==> flow/design.v <==
`timescale 1ns / 1ps
module Filter(
  	input clk,
	input rst,
	input en,
	input [3:0] addr,
	output reg [8:0] out
    );
reg signed [8:0] sobel_val;
always @(*) begin
	case(addr)
		4'd1, 4'd3, 4'd5, 4'd7: sobel_val = -9'sd1;
		4'd4: sobel_val = 9'sd4;
		default: sobel_val = 9'sd0;
	endcase
end
always@(posedge clk) begin
		if(rst) begin
			out <= 0;
		end
		if(en) begin
			out <= sobel_val;
		end
	end
endmodule
`timescale 1ns / 1ps
module convolution(
  	input clk,
	input signed [8:0] in1,  
	input signed [8:0] in2,
	input [8:0] height,
	input [8:0] width,
	input rst,
	input en,
	input clear,
	output reg [20:0] out,
	output reg done
    );
	reg signed [26:0] data;
	reg [9:0] counter;
	always@(posedge clk) begin
		if(rst || clear)
			counter <= 0;
		else if(en) begin
			if(counter < (height*width)) begin
				counter <= counter + 1;
			end
			else begin
				counter <= 1;
			end
		end
	end
	always@(posedge clk) begin
		if(rst || clear) begin
			data <= 0;
			done <= 0;
		end
		else if(en) begin
			if(counter < (height*width)) begin
				data <= data + in1*in2;
				done <= 0;
			end
			else begin
				if(data > 1048575)
					out <= 1048575;
				else if (data < -1048576) 
					out <= -1048576;
				else
					out <= data; 
				data <= in1*in2;
				done <= 1; 
			end
		end
	end
endmodule
`timescale 1ns / 1ps
module maxpool(
   	input signed [20:0] in,
	input clk,
	input rst,
	input en,
	input [3:0] factor,
	output reg done,
	output reg [20:0] out,
	output [20:0] max
    );
	reg signed [20:0] cur_max;
	reg signed [20:0] abs_max;
	reg [7:0] counter;
	wire [7:0] size;
	wire [4:0] addr;
	wire [20:0] tempout;
	assign addr = counter;
	assign size = factor*factor;
	assign tempout = cur_max;
	assign max = abs_max;
	always@(posedge clk) begin
		if(rst) begin
			cur_max <= 21'b100000000000000000000;
			abs_max <= 0;
			counter <= 0;
			done <= 0;
		end
		else begin
		done <= 0;
		if(en) begin
			if(counter < size) begin
				counter <= counter + 1;
				if(in > cur_max) begin
					cur_max <= in;
				end
			end
			else begin
				done <= 1;
				counter <= 1;
				out <= cur_max;
				cur_max <= in;
			end
			if(in > abs_max) begin
				abs_max <= in;
			end
		end
		end
	end
endmodule
`timescale 1ns / 1ps
module address_l1(
  	input clk,
	input rst,
	input en,
	input [8:0] ht_sm,
	input [8:0] ht_lg,
	input [8:0] wt_sm,
	input [8:0] wt_lg,
	input [9:0] count,
	output [17:0] address_lg,
	output reg conv_done
    );
	wire [8:0] addrx, addry;
	reg [8:0] ADDRX, ADDRY;
	reg [8:0] OFFSET_X, OFFSET_Y;
	assign addrx = ADDRX + OFFSET_X;
	assign addry = ADDRY + OFFSET_Y;
	assign address_lg = addrx + addry*wt_lg;
	always@(posedge clk) begin
		if(rst) begin
			ADDRX <= 0;
			ADDRY <= 0;
			OFFSET_X <= 0;
			OFFSET_Y <= 0;
			conv_done <= 0;
		end
		else if(en) begin
			if(ADDRX < (wt_sm-1)) begin
				ADDRX <= ADDRX + 1;
				conv_done <= 0;
			end
			else begin
				ADDRX <= 0;
				if(ADDRY < (ht_sm-1)) begin
					ADDRY <= ADDRY + 1;
				end
				else begin
					ADDRY <= 0;
				end
			end
			if (count==(ht_sm*wt_sm-1)) begin
				if(OFFSET_X < (wt_lg-wt_sm)) begin
					OFFSET_X <= OFFSET_X + 1;
				end
				else begin
					OFFSET_X <= 0;
					if(OFFSET_Y < (ht_lg-ht_sm)) begin
						OFFSET_Y <= OFFSET_Y + 1;
					end
					else begin
						ADDRX <= 0;
						ADDRY <= 0;
						OFFSET_X <= 0;
						OFFSET_Y <= 0;
						conv_done <= 1;
					end
				end
			end
		end
	end
endmodule
`timescale 1ns / 1ps
module address_l2(
	input clk,
	input rst,
	input en,
	input [8:0] ht_sm,
	input [8:0] ht_lg,
	input [8:0] wt_sm,
	input [8:0] wt_lg,
	input [9:0] count1,
	input [8:0] factor,
	output [17:0] address_lg,
	output reg conv_done
    );
	wire [8:0] addrx, addry;
	reg [8:0] ADDRX, ADDRY;
	reg [8:0] OFFSET_X1, OFFSET_Y1, OFFSET_X2, OFFSET_Y2;
	wire [9:0] limit1;
	wire [9:0] limit2;
	assign limit1 = ht_sm*wt_sm-1;
	assign limit2 = factor*factor-1;
	assign addrx = ADDRX + OFFSET_X1 + OFFSET_X2;
	assign addry = ADDRY + OFFSET_Y1 + OFFSET_Y2;
	assign address_lg = addrx + addry*wt_lg;
	reg [9:0] count2;
	always @(posedge clk) begin
		if (rst) begin
			count2 <= 0;
		end
		else if (en) begin
			if(count1 == limit1) begin
				if(count2 < limit2) begin
					count2 <= count2 + 1;
				end
				else 
					count2 <= 0;
			end
		end
	end
	always@(posedge clk) begin
		if(rst) begin
			ADDRX <= 0;
			ADDRY <= 0;
			OFFSET_X1 <= 0;
			OFFSET_Y1 <= 0;
			OFFSET_X2 <= 0;
			OFFSET_Y2 <= 0;
			conv_done <= 0; 
		end
		else if(en) begin
			if(ADDRX < (wt_sm-1)) begin
				ADDRX <= ADDRX + 1;
				conv_done <= 0;
			end
			else begin
				ADDRX <= 0;
				if(ADDRY < (ht_sm-1)) begin
					ADDRY <= ADDRY + 1;
				end
				else begin
					ADDRY <= 0;
				end
			end
			if (count1==limit1) begin
				if(OFFSET_X1 < factor-1) begin
					OFFSET_X1 <= OFFSET_X1 + 1;
				end
				else begin
					OFFSET_X1 <= 0;
					if(OFFSET_Y1 < factor-1) begin
						OFFSET_Y1 <= OFFSET_Y1 + 1;
					end
					else begin
						OFFSET_X1 <= 0;
						OFFSET_Y1 <= 0;
					end
				end
				if (count2==limit2) begin
					if(OFFSET_X2 < (wt_lg-wt_sm-factor*2+1)) begin
						OFFSET_X2 <= OFFSET_X2 + factor;
					end
					else begin
						OFFSET_X2 <= 0;
						if(OFFSET_Y2 < (ht_lg-ht_sm-factor*2+1)) begin
							OFFSET_Y2 <= OFFSET_Y2 + factor;
						end
						else begin
							ADDRX <= 0;
							ADDRY <= 0;
							OFFSET_X1 <= 0;
							OFFSET_Y1 <= 0;
							OFFSET_Y2 <= 0;
							conv_done <= 1;
						end
					end
				end
			end
		end
	end
endmodule
`timescale 1ns / 1ps
module Top_convolution(
 input clk,
	input rst,
	input start,
	input en,
	input [12:0] addr,
	output [20:0] out,
	output [20:0] max_pl,
	output reg done,
	output pat_en,
	output [9:0] pat_addr,
	input [7:0] pat_dout,
	output img_en,
	output [17:0] img_addr,
	input [7:0] img_dout,
	output pc_en,
	output pc_we,
	output [9:0] pc_addr,
	output [10:0] pc_din,
	input [10:0] pc_dout,
	output ic_en,
	output ic_we,
	output [17:0] ic_addr,
	output [10:0] ic_din,
	input [10:0] ic_dout,
	output pl_en,
	output pl_we,
	output [12:0] pl_addr,
	output [20:0] pl_din,
	input [20:0] pl_dout
    );
	assign out = out_pl;
	reg [8:0] HT_SM, WT_SM;
	wire [8:0] ht_sm, wt_sm; 
	reg [8:0] HT_LG, WT_LG;
	wire [8:0] ht_lg, wt_lg;
	assign ht_sm = HT_SM;
	assign wt_sm = WT_SM;
	assign ht_lg = HT_LG;
	assign wt_lg = WT_LG;
	parameter [8:0] height_fil = 10, width_fil = 8, side_lap = 3, height_filpro = 8, width_filpro = 6,
	height_image = 48, width_image = 40, height_impro = 46, width_impro = 38, factor = 5;
	parameter [3:0] idle = 0, setup = 1, conv_p1 = 2, conv_p2 = 3, delay_p1 = 4, delay_p2 = 5, maxpl = 6, read = 15;
	reg [3:0] current_state, next_state;
	wire done_conv, done_maxpl;
	reg en_conv;
	wire en_maxpl;
	reg en_cnt_l1, en_cnt_l2, en_cnt_sm;
	reg clear;
	wire conv_done_l1, conv_done_l2;
	reg [1:0] conv_sel;
	assign en_maxpl = (conv_sel==3)? done_conv:0;
	wire signed [8:0] in1, in2;
	wire [20:0] out_conv;
	assign in1 = (conv_sel==2'b00)? 0: 
					(conv_sel==2'b01)? out_f: 
					(conv_sel==2'b10)? out_i:out_ip[10:2];
	assign in2 = (conv_sel==2'b00)? 0: 
					(conv_sel==2'b11)? out_fp[10:2]: out_lap;
	wire signed [20:0] in_maxpl, out_maxpl;
	assign in_maxpl = out_conv;
	reg [9:0] ADDR_SM;
	wire [17:0] addr_lg_l1;
	wire [17:0] addr_lg_l2;
	reg [17:0] ADDR_OUT;
	wire en_f, en_i, en_fp, en_ip, en_lap, en_pl;
	reg wr_ip, wr_fp, wr_pl;
	wire [9:0] addr_f;
	wire [17:0] addr_i;
	wire [9:0] addr_fp;
	wire [17:0] addr_ip;
	wire [12:0] addr_pl;
	wire [3:0] addr_lap;
	wire [10:0] in_fp, in_ip;
	wire [10:0] out_fp, out_ip;
	wire signed [20:0] in_pl;
	assign in_fp = out_conv[10:0];
	assign in_ip = out_conv[10:0];
	assign in_pl = out_maxpl;
	wire signed [8:0] out_lap;
	wire signed [7:0] out_i, out_f;	
	wire signed [20:0] out_pl;
	assign en_lap = (conv_sel==3||conv_sel==0)? 0:1;
	assign en_f = (conv_sel==1)? 1:0;
	assign en_i = (conv_sel==2)? 1:0;
	assign en_fp = (conv_sel==0)? 0:
						(conv_sel==1)? done_conv:
						(conv_sel==3)? 1:0;
	assign en_ip = (conv_sel==0)? 0:
						(conv_sel==2)? done_conv:
						(conv_sel==3)? 1:0;
	assign en_pl = (done)? en:done_maxpl;
	assign addr_f = (conv_sel==1)? addr_lg_l1:0;
	assign addr_i = (conv_sel==2)? addr_lg_l1:0;
	assign addr_lap = (conv_sel==0||conv_sel==3)? 0:ADDR_SM;
	assign addr_ip = (conv_sel==0)? 0: 
						  (conv_sel==3)? addr_lg_l2:ADDR_OUT; 
	assign addr_fp = (conv_sel==0)? 0: 
						  (conv_sel==1)? ADDR_OUT[9:0]:ADDR_SM;
	assign addr_pl = (done)? addr:ADDR_OUT[12:0];
	Filter Sobel (
    .clk(clk), 
    .rst(rst), 
    .en(en_lap), 
    .addr(addr_lap),  
    .out(out_lap)
    );
	assign pat_en = en_f;
	assign pat_addr = addr_f;
	assign out_f = pat_dout;
	assign img_en = en_i;
	assign img_addr = addr_i;
	assign out_i = img_dout;
	assign pc_en = en_fp;
	assign pc_we = wr_fp;
	assign pc_addr = addr_fp;
	assign pc_din = in_fp;
	assign out_fp = pc_dout;
	assign ic_en = en_ip;
	assign ic_we = wr_ip;
	assign ic_addr = addr_ip;
	assign ic_din = in_ip;
	assign out_ip = ic_dout;
	assign pl_en = en_pl;
	assign pl_we = wr_pl;
	assign pl_addr = addr_pl;
	assign pl_din = in_pl;
	assign out_pl = pl_dout;
	wire out_trig;
	assign out_trig = (conv_sel==2'b11)? done_maxpl:done_conv;
	always@(posedge clk) begin
		if(rst || clear) begin
			ADDR_OUT <= 0;
		end
		else if(out_trig) begin
			ADDR_OUT <= ADDR_OUT + 1;
		end	
	end
	address_l1 addr_l1 (
    .clk(clk), 
    .rst(rst||clear), 
    .en(en_cnt_l1), 
    .ht_sm(ht_sm), 
    .ht_lg(ht_lg), 
    .wt_sm(wt_sm), 
    .wt_lg(wt_lg), 
    .count(ADDR_SM), 
    .address_lg(addr_lg_l1), 
    .conv_done(conv_done_l1)
    );
	address_l2 addr_l2 (
    .clk(clk), 
    .rst(rst||clear), 
    .en(en_cnt_l2), 
    .ht_sm(ht_sm), 
    .ht_lg(ht_lg), 
    .wt_sm(wt_sm), 
    .wt_lg(wt_lg), 
	 .count1(ADDR_SM),
    .factor(factor), 
    .address_lg(addr_lg_l2), 
    .conv_done(conv_done_l2)
    );
	always@(posedge clk) begin
		if(rst||clear) begin
			ADDR_SM <= 0;
		end
		else if(en_cnt_l1||en_cnt_l2) begin
			if(ADDR_SM < (ht_sm*wt_sm-1)) begin
				ADDR_SM <= ADDR_SM + 1;
			end
			else begin
				ADDR_SM <= 0;
			end	
		end
	end
	convolution convolution (
	 .clk(clk),
    .in1(in1), 
    .in2(in2), 
    .height(ht_sm), 
    .width(wt_sm), 
    .rst(rst), 
    .en(en_conv), 
	 .clear(clear),
    .out(out_conv), 
    .done(done_conv)
    );
	maxpool maxpool (
    .in(in_maxpl), 
    .clk(clk), 
    .rst(rst), 
    .en(en_maxpl), 
    .factor(factor), 
    .done(done_maxpl), 
    .out(out_maxpl),
	 .max(max_pl)
    );
	always @(posedge clk) begin 
		if (rst) begin
			HT_SM <= 0;
			WT_SM <= 0;
			HT_LG <= 0;
			WT_SM <= 0;
			en_conv <= 0;
			en_cnt_l1 <= 0;
			en_cnt_l2 <= 0;
			wr_ip <= 0;
			wr_fp <= 0;
			wr_pl <= 0;
			clear <= 0;
			conv_sel <= 2'b00;
			done <= 0;
			current_state <= idle;
		end
		else
		case(current_state)
			idle: begin
				if(start)
					current_state <= setup;
				else
					current_state <= idle;
			end
			setup: begin
				case(conv_sel) 
					0: begin
						HT_SM <= side_lap;
						WT_SM <= side_lap;
						HT_LG <= height_fil;
						WT_LG <= width_fil;
						en_cnt_l1 <= 1;
						wr_fp <= 1;
						conv_sel <= 2'b01;
					end
					1: begin
						HT_SM <= side_lap;
						WT_SM <= side_lap;
						HT_LG <= height_image;
						WT_LG <= width_image;
						en_cnt_l1 <= 1;
						wr_ip <= 1;
						conv_sel <= 2'b10;
					end
					2: begin
						HT_SM <= height_filpro;
						WT_SM <= width_filpro;
						HT_LG <= height_impro;
						WT_LG <= width_impro;
						en_cnt_l2 <= 1;
						wr_pl <= 1;
						conv_sel <= 2'b11;
					end
				endcase
				current_state <= conv_p1;
			end
			conv_p1: begin
				en_conv <= 1;
				if(conv_done_l1) begin
					en_cnt_l1 <= 0;
					current_state <= conv_p2;
				end
				else if(conv_sel != 3)
					current_state <= conv_p1;
				else
					current_state <= maxpl;
			end
			conv_p2: begin
				en_conv <= 0;
				current_state <= delay_p1;
			end
			maxpl: begin
				if(conv_done_l2) begin
					en_cnt_l2 <= 0;
					current_state <= delay_p1;
				end
				else
					current_state <= maxpl;
			end
			delay_p1: begin
				if(conv_sel==3) begin
					if(done_maxpl) begin
						clear <= 1;
						wr_pl <= 0;
						current_state <= delay_p2;
					end
					else 
						current_state <= delay_p1;
				end
				else begin
					clear <= 1;
					wr_fp <= 0;
					wr_ip <= 0;
					current_state <= delay_p2;
				end
			end
			delay_p2: begin
				clear <= 0;
				if (conv_sel != 3) 
					current_state <= setup;
				else begin
					current_state <= read;
					conv_sel <= 2'b00;
				end
			end
			read: begin
				conv_sel <= 2'b00;
				done <= 1;
			end
		endcase
	end
endmodule
Reports on Top_convolution --
Tool output for the design above, in the order of the flow. Line numbers count from 1 in the design file above. Library cell names are shortened. A cell with n/a has no value.
Design: top module Top_convolution, clock clk, cell library sky130hd, library corner tt_025C_1v80

Word-level counts --
Counts by Yosys on the flattened word-level netlist (proc, flatten, opt, wreduce; memories kept). Register bits leave out memories and registers merged into their read ports (data or address). Print and check cells are left out.
Word-level totals: memory bits (writable) 0, memories kept 0, input port bits 76, word width x clocked read ports 0, output and inout bits 163, latch bits 0, bits in read-only memories 0, cells after elaboration 285, bits in registers 320
Operators by class: order comparisons 18, divide/modulo/power cells 0, shift-type cells 0, bitwise gates (word level) 7, eq/ne operators 32, $add $sub $neg 35, reductions and logical operators 37, muxes and demuxes 112, multipliers 5
Operators with widths (count):
- 9-bit by 9-bit multiplier with 18-bit output | 4
- 9-bit two-way mux | 40
- 9-bit by 32-bit less-than comparator with 1-bit output | 6
- 9-bit by 9-bit multiplier with 10-bit output | 1
- 9-bit by 1-bit adder with 9-bit output with constant B | 8
- 32-bit by 1-bit adder with 32-bit output with constant B | 2
- 32-bit by 4-bit subtractor with 32-bit output with constant B | 2
- 21-bit two-way mux | 3
- 10-bit two-way mux | 6
- 9-bit adder | 6
- 9-bit parallel mux with 3-bit select | 2
- 9-bit parallel mux with 2-bit select | 3
- 18-bit two-way mux | 3
- 21-bit greater-than comparator | 2
- 9-bit by 18-bit adder with 18-bit output | 2
- 1-bit two-way mux | 36
- 10-bit by 32-bit less-than comparator with 1-bit output | 1
- 10-bit by 32-bit == test with 1-bit output | 1
- 32-bit by 1-bit subtractor with 32-bit output with constant B | 1
- 10-bit by 1-bit adder with 10-bit output with constant B | 3
- 3-bit AND reduction | 10
- 4-bit parallel mux with 7-bit select | 1
- 27-bit by 21-bit greater-than comparator with 1-bit output with constant B | 1
- 27-bit by 21-bit less-than comparator with 1-bit output with constant B | 1
- 27-bit adder | 1
- 27-bit two-way mux | 1
- 4-bit by 3-bit == test with 1-bit output with constant B | 6
- 9-bit by 1-bit subtractor with 10-bit output with constant B | 2
Not listed: further kinds 39, cells in them 91.

Logic depth --
Depth = most cells in a row (Yosys ltp): at word level without a register or memory, in the mapped netlist without a sequential cell, where the memories' decode and read muxes count.
Logic depth: word-level depth 8, ABC_AREA 1, mapped depth 39, gate-level depth less buffers 38

Netlist --
Yosys stat after the flow's synthesis: flattened, memories mapped to cells. It holds for the ABC_AREA given above (unset counts as 0); a run with the other value may have another netlist.
Cells by type:
- dfxtp_1 | count 246, area in all 4.92E+03 um2
- ha_1 | count 376, area in all 4.7E+03 um2
- fa_1 | count 131, area in all 2.62E+03 um2
- nand2_1 | count 685, area in all 2.57E+03 um2
- inv_1 | count 605, area in all 2.27E+03 um2
- a21oi_1 | count 311, area in all 1.56E+03 um2
- nor2_1 | count 383, area in all 1.44E+03 um2
- edfxtp_1 | count 47, area in all 1.41E+03 um2
- o21ai_0 | count 205, area in all 1.03E+03 um2
- nand3_1 | count 176, area in all 880.845 um2
- xor2_1 | count 71, area in all 621.846 um2
- xnor2_1 | count 47, area in all 411.645 um2
- buf_4 | count 46, area in all 345.331 um2
- nand4_1 | count 52, area in all 325.312 um2
- nor3_1 | count 57, area in all 285.274 um2
- clkbuf_1 | count 55, area in all 206.448 um2
- nand2_2 | count 31, area in all 193.936 um2
- o211ai_1 | count 15, area in all 112.608 um2
Not listed: further types 49, cells in them 237.
Synthesis totals: buffer cells 125, mapped flip-flops 293, chip area (Yosys) 27691.6 um2, standard cells after synthesis 3776

Path before layout --
Path of least setup slack by OpenSTA after synthesis, without wires, with an ideal clock, recovery checks aside; 20% of the period is set as input and as output delay. Where synthesis merged equal registers, the netlist keeps one of their names.
Timing path post-synthesis: kind input port to flip-flop, start input port ic_dout[3], end register convolution.data[24], library setup time 0.115 ns, stages on the path 30, path delay 5.998 ns, buffers on the path 0, input delay 2.200 ns, launch time at the first pin 2.200 ns, clock period 11.0 ns, slack 2.801 ns, arrival time 8.083 ns, synthesis period reached 8.199 ns
"path delay" is the arrival time less input delay plus setup time. "stages on the path" counts driving pins, that of a launching flip-flop among them; a cell with two outputs on the path counts twice. "synthesis period reached" = period - worst setup slack (recovery checks aside). The figure is calculated, with input and output delays left at 20% of the set period. The rows between start and end are the longest chain of elaborated cells between them; the timing report does not say that the signal goes this way. Where chains are equally long, one stands for them. A line is the first line of the expression or statement that the cell stems from. Yosys adds cells for indexed reads and writes and turns some case tables into memories. At most two assigning lines are given for a register; there are more.
On the way, post-synthesis: cells stage by stage nand2_1 a31oi_1 nand2_1 fa_1 fa_1 inv_1 fa_1 fa_1 inv_1 fa_1 inv_1 ha_1 a21oi_1 o21ai_1 nand3_1 nand3_1 nand3b_1 nand2_1 inv_1 ha_1 nand2_1 nor2_1 nand4_1 or2_2 nand3_1 nand2_1 nand2_1 nor2_1 o21ai_0 inv_1, cells in the longest elaborated chain 6, elaborated cells between the ends (all ways) 6
Ends and longest elaborated chain, post-synthesis:
- from (decl) | RTL line 313 | input [10:0] ic_dout,
- 9-bit two-way mux | RTL line 345 | (conv_sel==2'b10)? out_i:out_ip[10:2];
- 9-bit two-way mux | RTL line 344 | (conv_sel==2'b01)? out_f:
- 9-bit two-way mux | RTL line 343 | assign in1 = (conv_sel==2'b00)? 0:
- 9-bit by 9-bit multiplier with 18-bit output | RTL line 60 | data <= data + in1*in2;
- 27-bit adder | RTL line 60
- 27-bit two-way mux | RTL line 59 | if(counter < (height*width)) begin
- to (assign) | RTL line 60
- to (assign) | RTL line 70 | data <= in1*in2;
- to (decl) | RTL line 39 | reg signed [26:0] data;

Timing after layout --
From the final timing report of flow run A: the path of least setup slack in the routed layout; clock arrival at registers is part of the times.
Timing path post-layout: kind flip-flop to output port, start register addr_l2.OFFSET_Y1[1], end output port ic_addr[13], buffers on the path 2, stages on the path 27, arrival time 6.19 ns, launch time at the first pin 0.60 ns, slack -1.59 ns, external output delay 1.15 ns, clock period 5.75 ns
The rows between start and end are the longest chain of elaborated cells between them; the timing report does not say that the signal goes this way. Where chains are equally long, one stands for them. At most two assigning lines are given for a register; there are more.
On the way, post-layout: cells stage by stage dfxtp_2 fa_1 ha_2 fa_2 nand3_2 nand2_2 a21o_1 a21oi_2 xor2_1 buf_4 nor2_4 ha_4 fa_1 ha_1 inv_2 fa_1 inv_2 fa_2 ha_4 a21oi_4 nand2_1 nand2_1 o2111ai_2 nand2_1 inv_2 o32ai_2 buf_2, cells in the longest elaborated chain 6, elaborated cells between the ends (all ways) 6
Ends and longest elaborated chain, post-layout:
- from (decl) | RTL line 204 | reg [8:0] OFFSET_X1, OFFSET_Y1, OFFSET_X2, OFFSET_Y2;
- from (assign) | RTL line 232 | OFFSET_Y1 <= 0;
- from (assign) | RTL line 258 | OFFSET_Y1 <= OFFSET_Y1 + 1;
- 9-bit adder (2 in a row) | RTL line 210 | assign addry = ADDRY + OFFSET_Y1 + OFFSET_Y2;
- 9-bit by 9-bit multiplier with 18-bit output | RTL line 211 | assign address_lg = addrx + addry*wt_lg;
- 9-bit by 18-bit adder with 18-bit output | RTL line 211
- 18-bit two-way mux | RTL line 385 | (conv_sel==3)? addr_lg_l2:ADDR_OUT;
- 18-bit two-way mux | RTL line 384 | assign addr_ip = (conv_sel==0)? 0:
- to (decl) | RTL line 311 | output [17:0] ic_addr,

==> runs of Top_convolution <==
Flow measurements of Top_convolution on sky130hd: 5 stored runs with different settings, listed in no order. Input and output delays are each 20% of the period that was set; the output load is 0.01 pF.
By "achieved clock period" is meant the clock period of the run minus its worst setup slack. This is arithmetic on one report: input and output delays are still those of the set period (20% each).
"worst setup path time" is the time allowed to the run's worst setup path (the clock period less input and output delay, where it has them) less its slack. Clock arrival times count: a late capture clock shortens it, a late launch clock lengthens it.
"power" rests on the timing tool's default activity at the inputs, not on a simulated workload.
[flow run A] settings: ABC_AREA=1, CAP_MARGIN=5, CELL_PAD_IN_SITES_GLOBAL_PLACEMENT=2, CORE_ASPECT_RATIO=1.34, CORE_MARGIN=2, CORE_UTILIZATION=40, CTS_CLUSTER_DIAMETER=36, CTS_CLUSTER_SIZE=83, GPL_ROUTABILITY_DRIVEN=0, MAX_ROUTING_LAYER=met4, MIN_ROUTING_LAYER=met1, PLACE_DENSITY_LB_ADDON=0.11, SETUP_SLACK_MARGIN=1.07, SLEW_MARGIN=20, period_ns=5.75
[flow run A] result: chip area after synthesis (Yosys) 27691.6 um2, die area 71371.9 um2, standard-cell area of the final layout 39808.2 um2, utilization 58.1 %, worst setup slack after layout -1.586 ns, total negative slack -39.604 ns, worst hold slack 0.441 ns, power 8642 µW, achieved clock period 7.336 ns, worst setup path time 6.19 ns, worst setup path kind flip-flop to output port
[flow run B] settings: ABC_AREA=1, CAP_MARGIN=5, CELL_PAD_IN_SITES_DETAIL_PLACEMENT=2, CELL_PAD_IN_SITES_GLOBAL_PLACEMENT=2, CORE_ASPECT_RATIO=0.94, CORE_MARGIN=2, CORE_UTILIZATION=40, CTS_CLUSTER_DIAMETER=387, CTS_CLUSTER_SIZE=12, GPL_ROUTABILITY_DRIVEN=0, GPL_TIMING_DRIVEN=0, MAX_ROUTING_LAYER=met4, MIN_ROUTING_LAYER=met2, PLACE_DENSITY_LB_ADDON=0.11, SETUP_SLACK_MARGIN=1.07, SLEW_MARGIN=10, period_ns=5.75
[flow run B] result: did not finish, clock tree synthesis stopped with DPL-0033
[flow run C] settings: ABC_AREA=1, CELL_PAD_IN_SITES_DETAIL_PLACEMENT=2, CELL_PAD_IN_SITES_GLOBAL_PLACEMENT=1, CORE_MARGIN=9, GPL_ROUTABILITY_DRIVEN=0, GPL_TIMING_DRIVEN=0, HOLD_SLACK_MARGIN=0.15, MAX_ROUTING_LAYER=met5, PLACE_DENSITY_LB_ADDON=0.1, SETUP_SLACK_MARGIN=2.18, SLEW_MARGIN=5, TNS_END_PERCENT=100, period_ns=11.0, CAP_MARGIN=20, CORE_UTILIZATION=40
[flow run C] result: chip area after synthesis (Yosys) 27691.6 um2, die area 79025.6 um2, standard-cell area of the final layout 34952.3 um2, utilization 51.0 %, worst setup slack after layout 1.190 ns, total negative slack 0.000 ns, worst hold slack 0.475 ns, power 3983 µW, achieved clock period 9.810 ns, worst setup path time 7.61 ns, worst setup path kind flip-flop to output port
[flow run D] settings: CAP_MARGIN=20, CELL_PAD_IN_SITES_DETAIL_PLACEMENT=0, CELL_PAD_IN_SITES_GLOBAL_PLACEMENT=1, CORE_ASPECT_RATIO=0.64, CORE_UTILIZATION=24, CTS_CLUSTER_DIAMETER=174, CTS_CLUSTER_SIZE=87, GPL_TIMING_DRIVEN=0, MIN_ROUTING_LAYER=met1, PLACE_DENSITY_LB_ADDON=0.26, period_ns=18.0, CORE_MARGIN=2, SLEW_MARGIN=20
[flow run D] result: chip area after synthesis (Yosys) 26765.7 um2, die area 114278.0 um2, standard-cell area of the final layout 31141.1 um2, utilization 28.3 %, worst setup slack after layout 5.770 ns, total negative slack 0.000 ns, worst hold slack 0.466 ns, power 1394 µW, achieved clock period 12.230 ns, worst setup path time 8.63 ns, worst setup path kind flip-flop to output port
[flow run E] settings: CORE_UTILIZATION=40, period_ns=11.0, CAP_MARGIN=20, CORE_MARGIN=2, SLEW_MARGIN=20
[flow run E] result: chip area after synthesis (Yosys) 26765.7 um2, die area 68998.2 um2, standard-cell area of the final layout 30312.8 um2, utilization 45.9 %, worst setup slack after layout 1.105 ns, total negative slack 0.000 ns, worst hold slack 0.449 ns, power 2780 µW, achieved clock period 9.895 ns, worst setup path time 7.70 ns, worst setup path kind flip-flop to output port
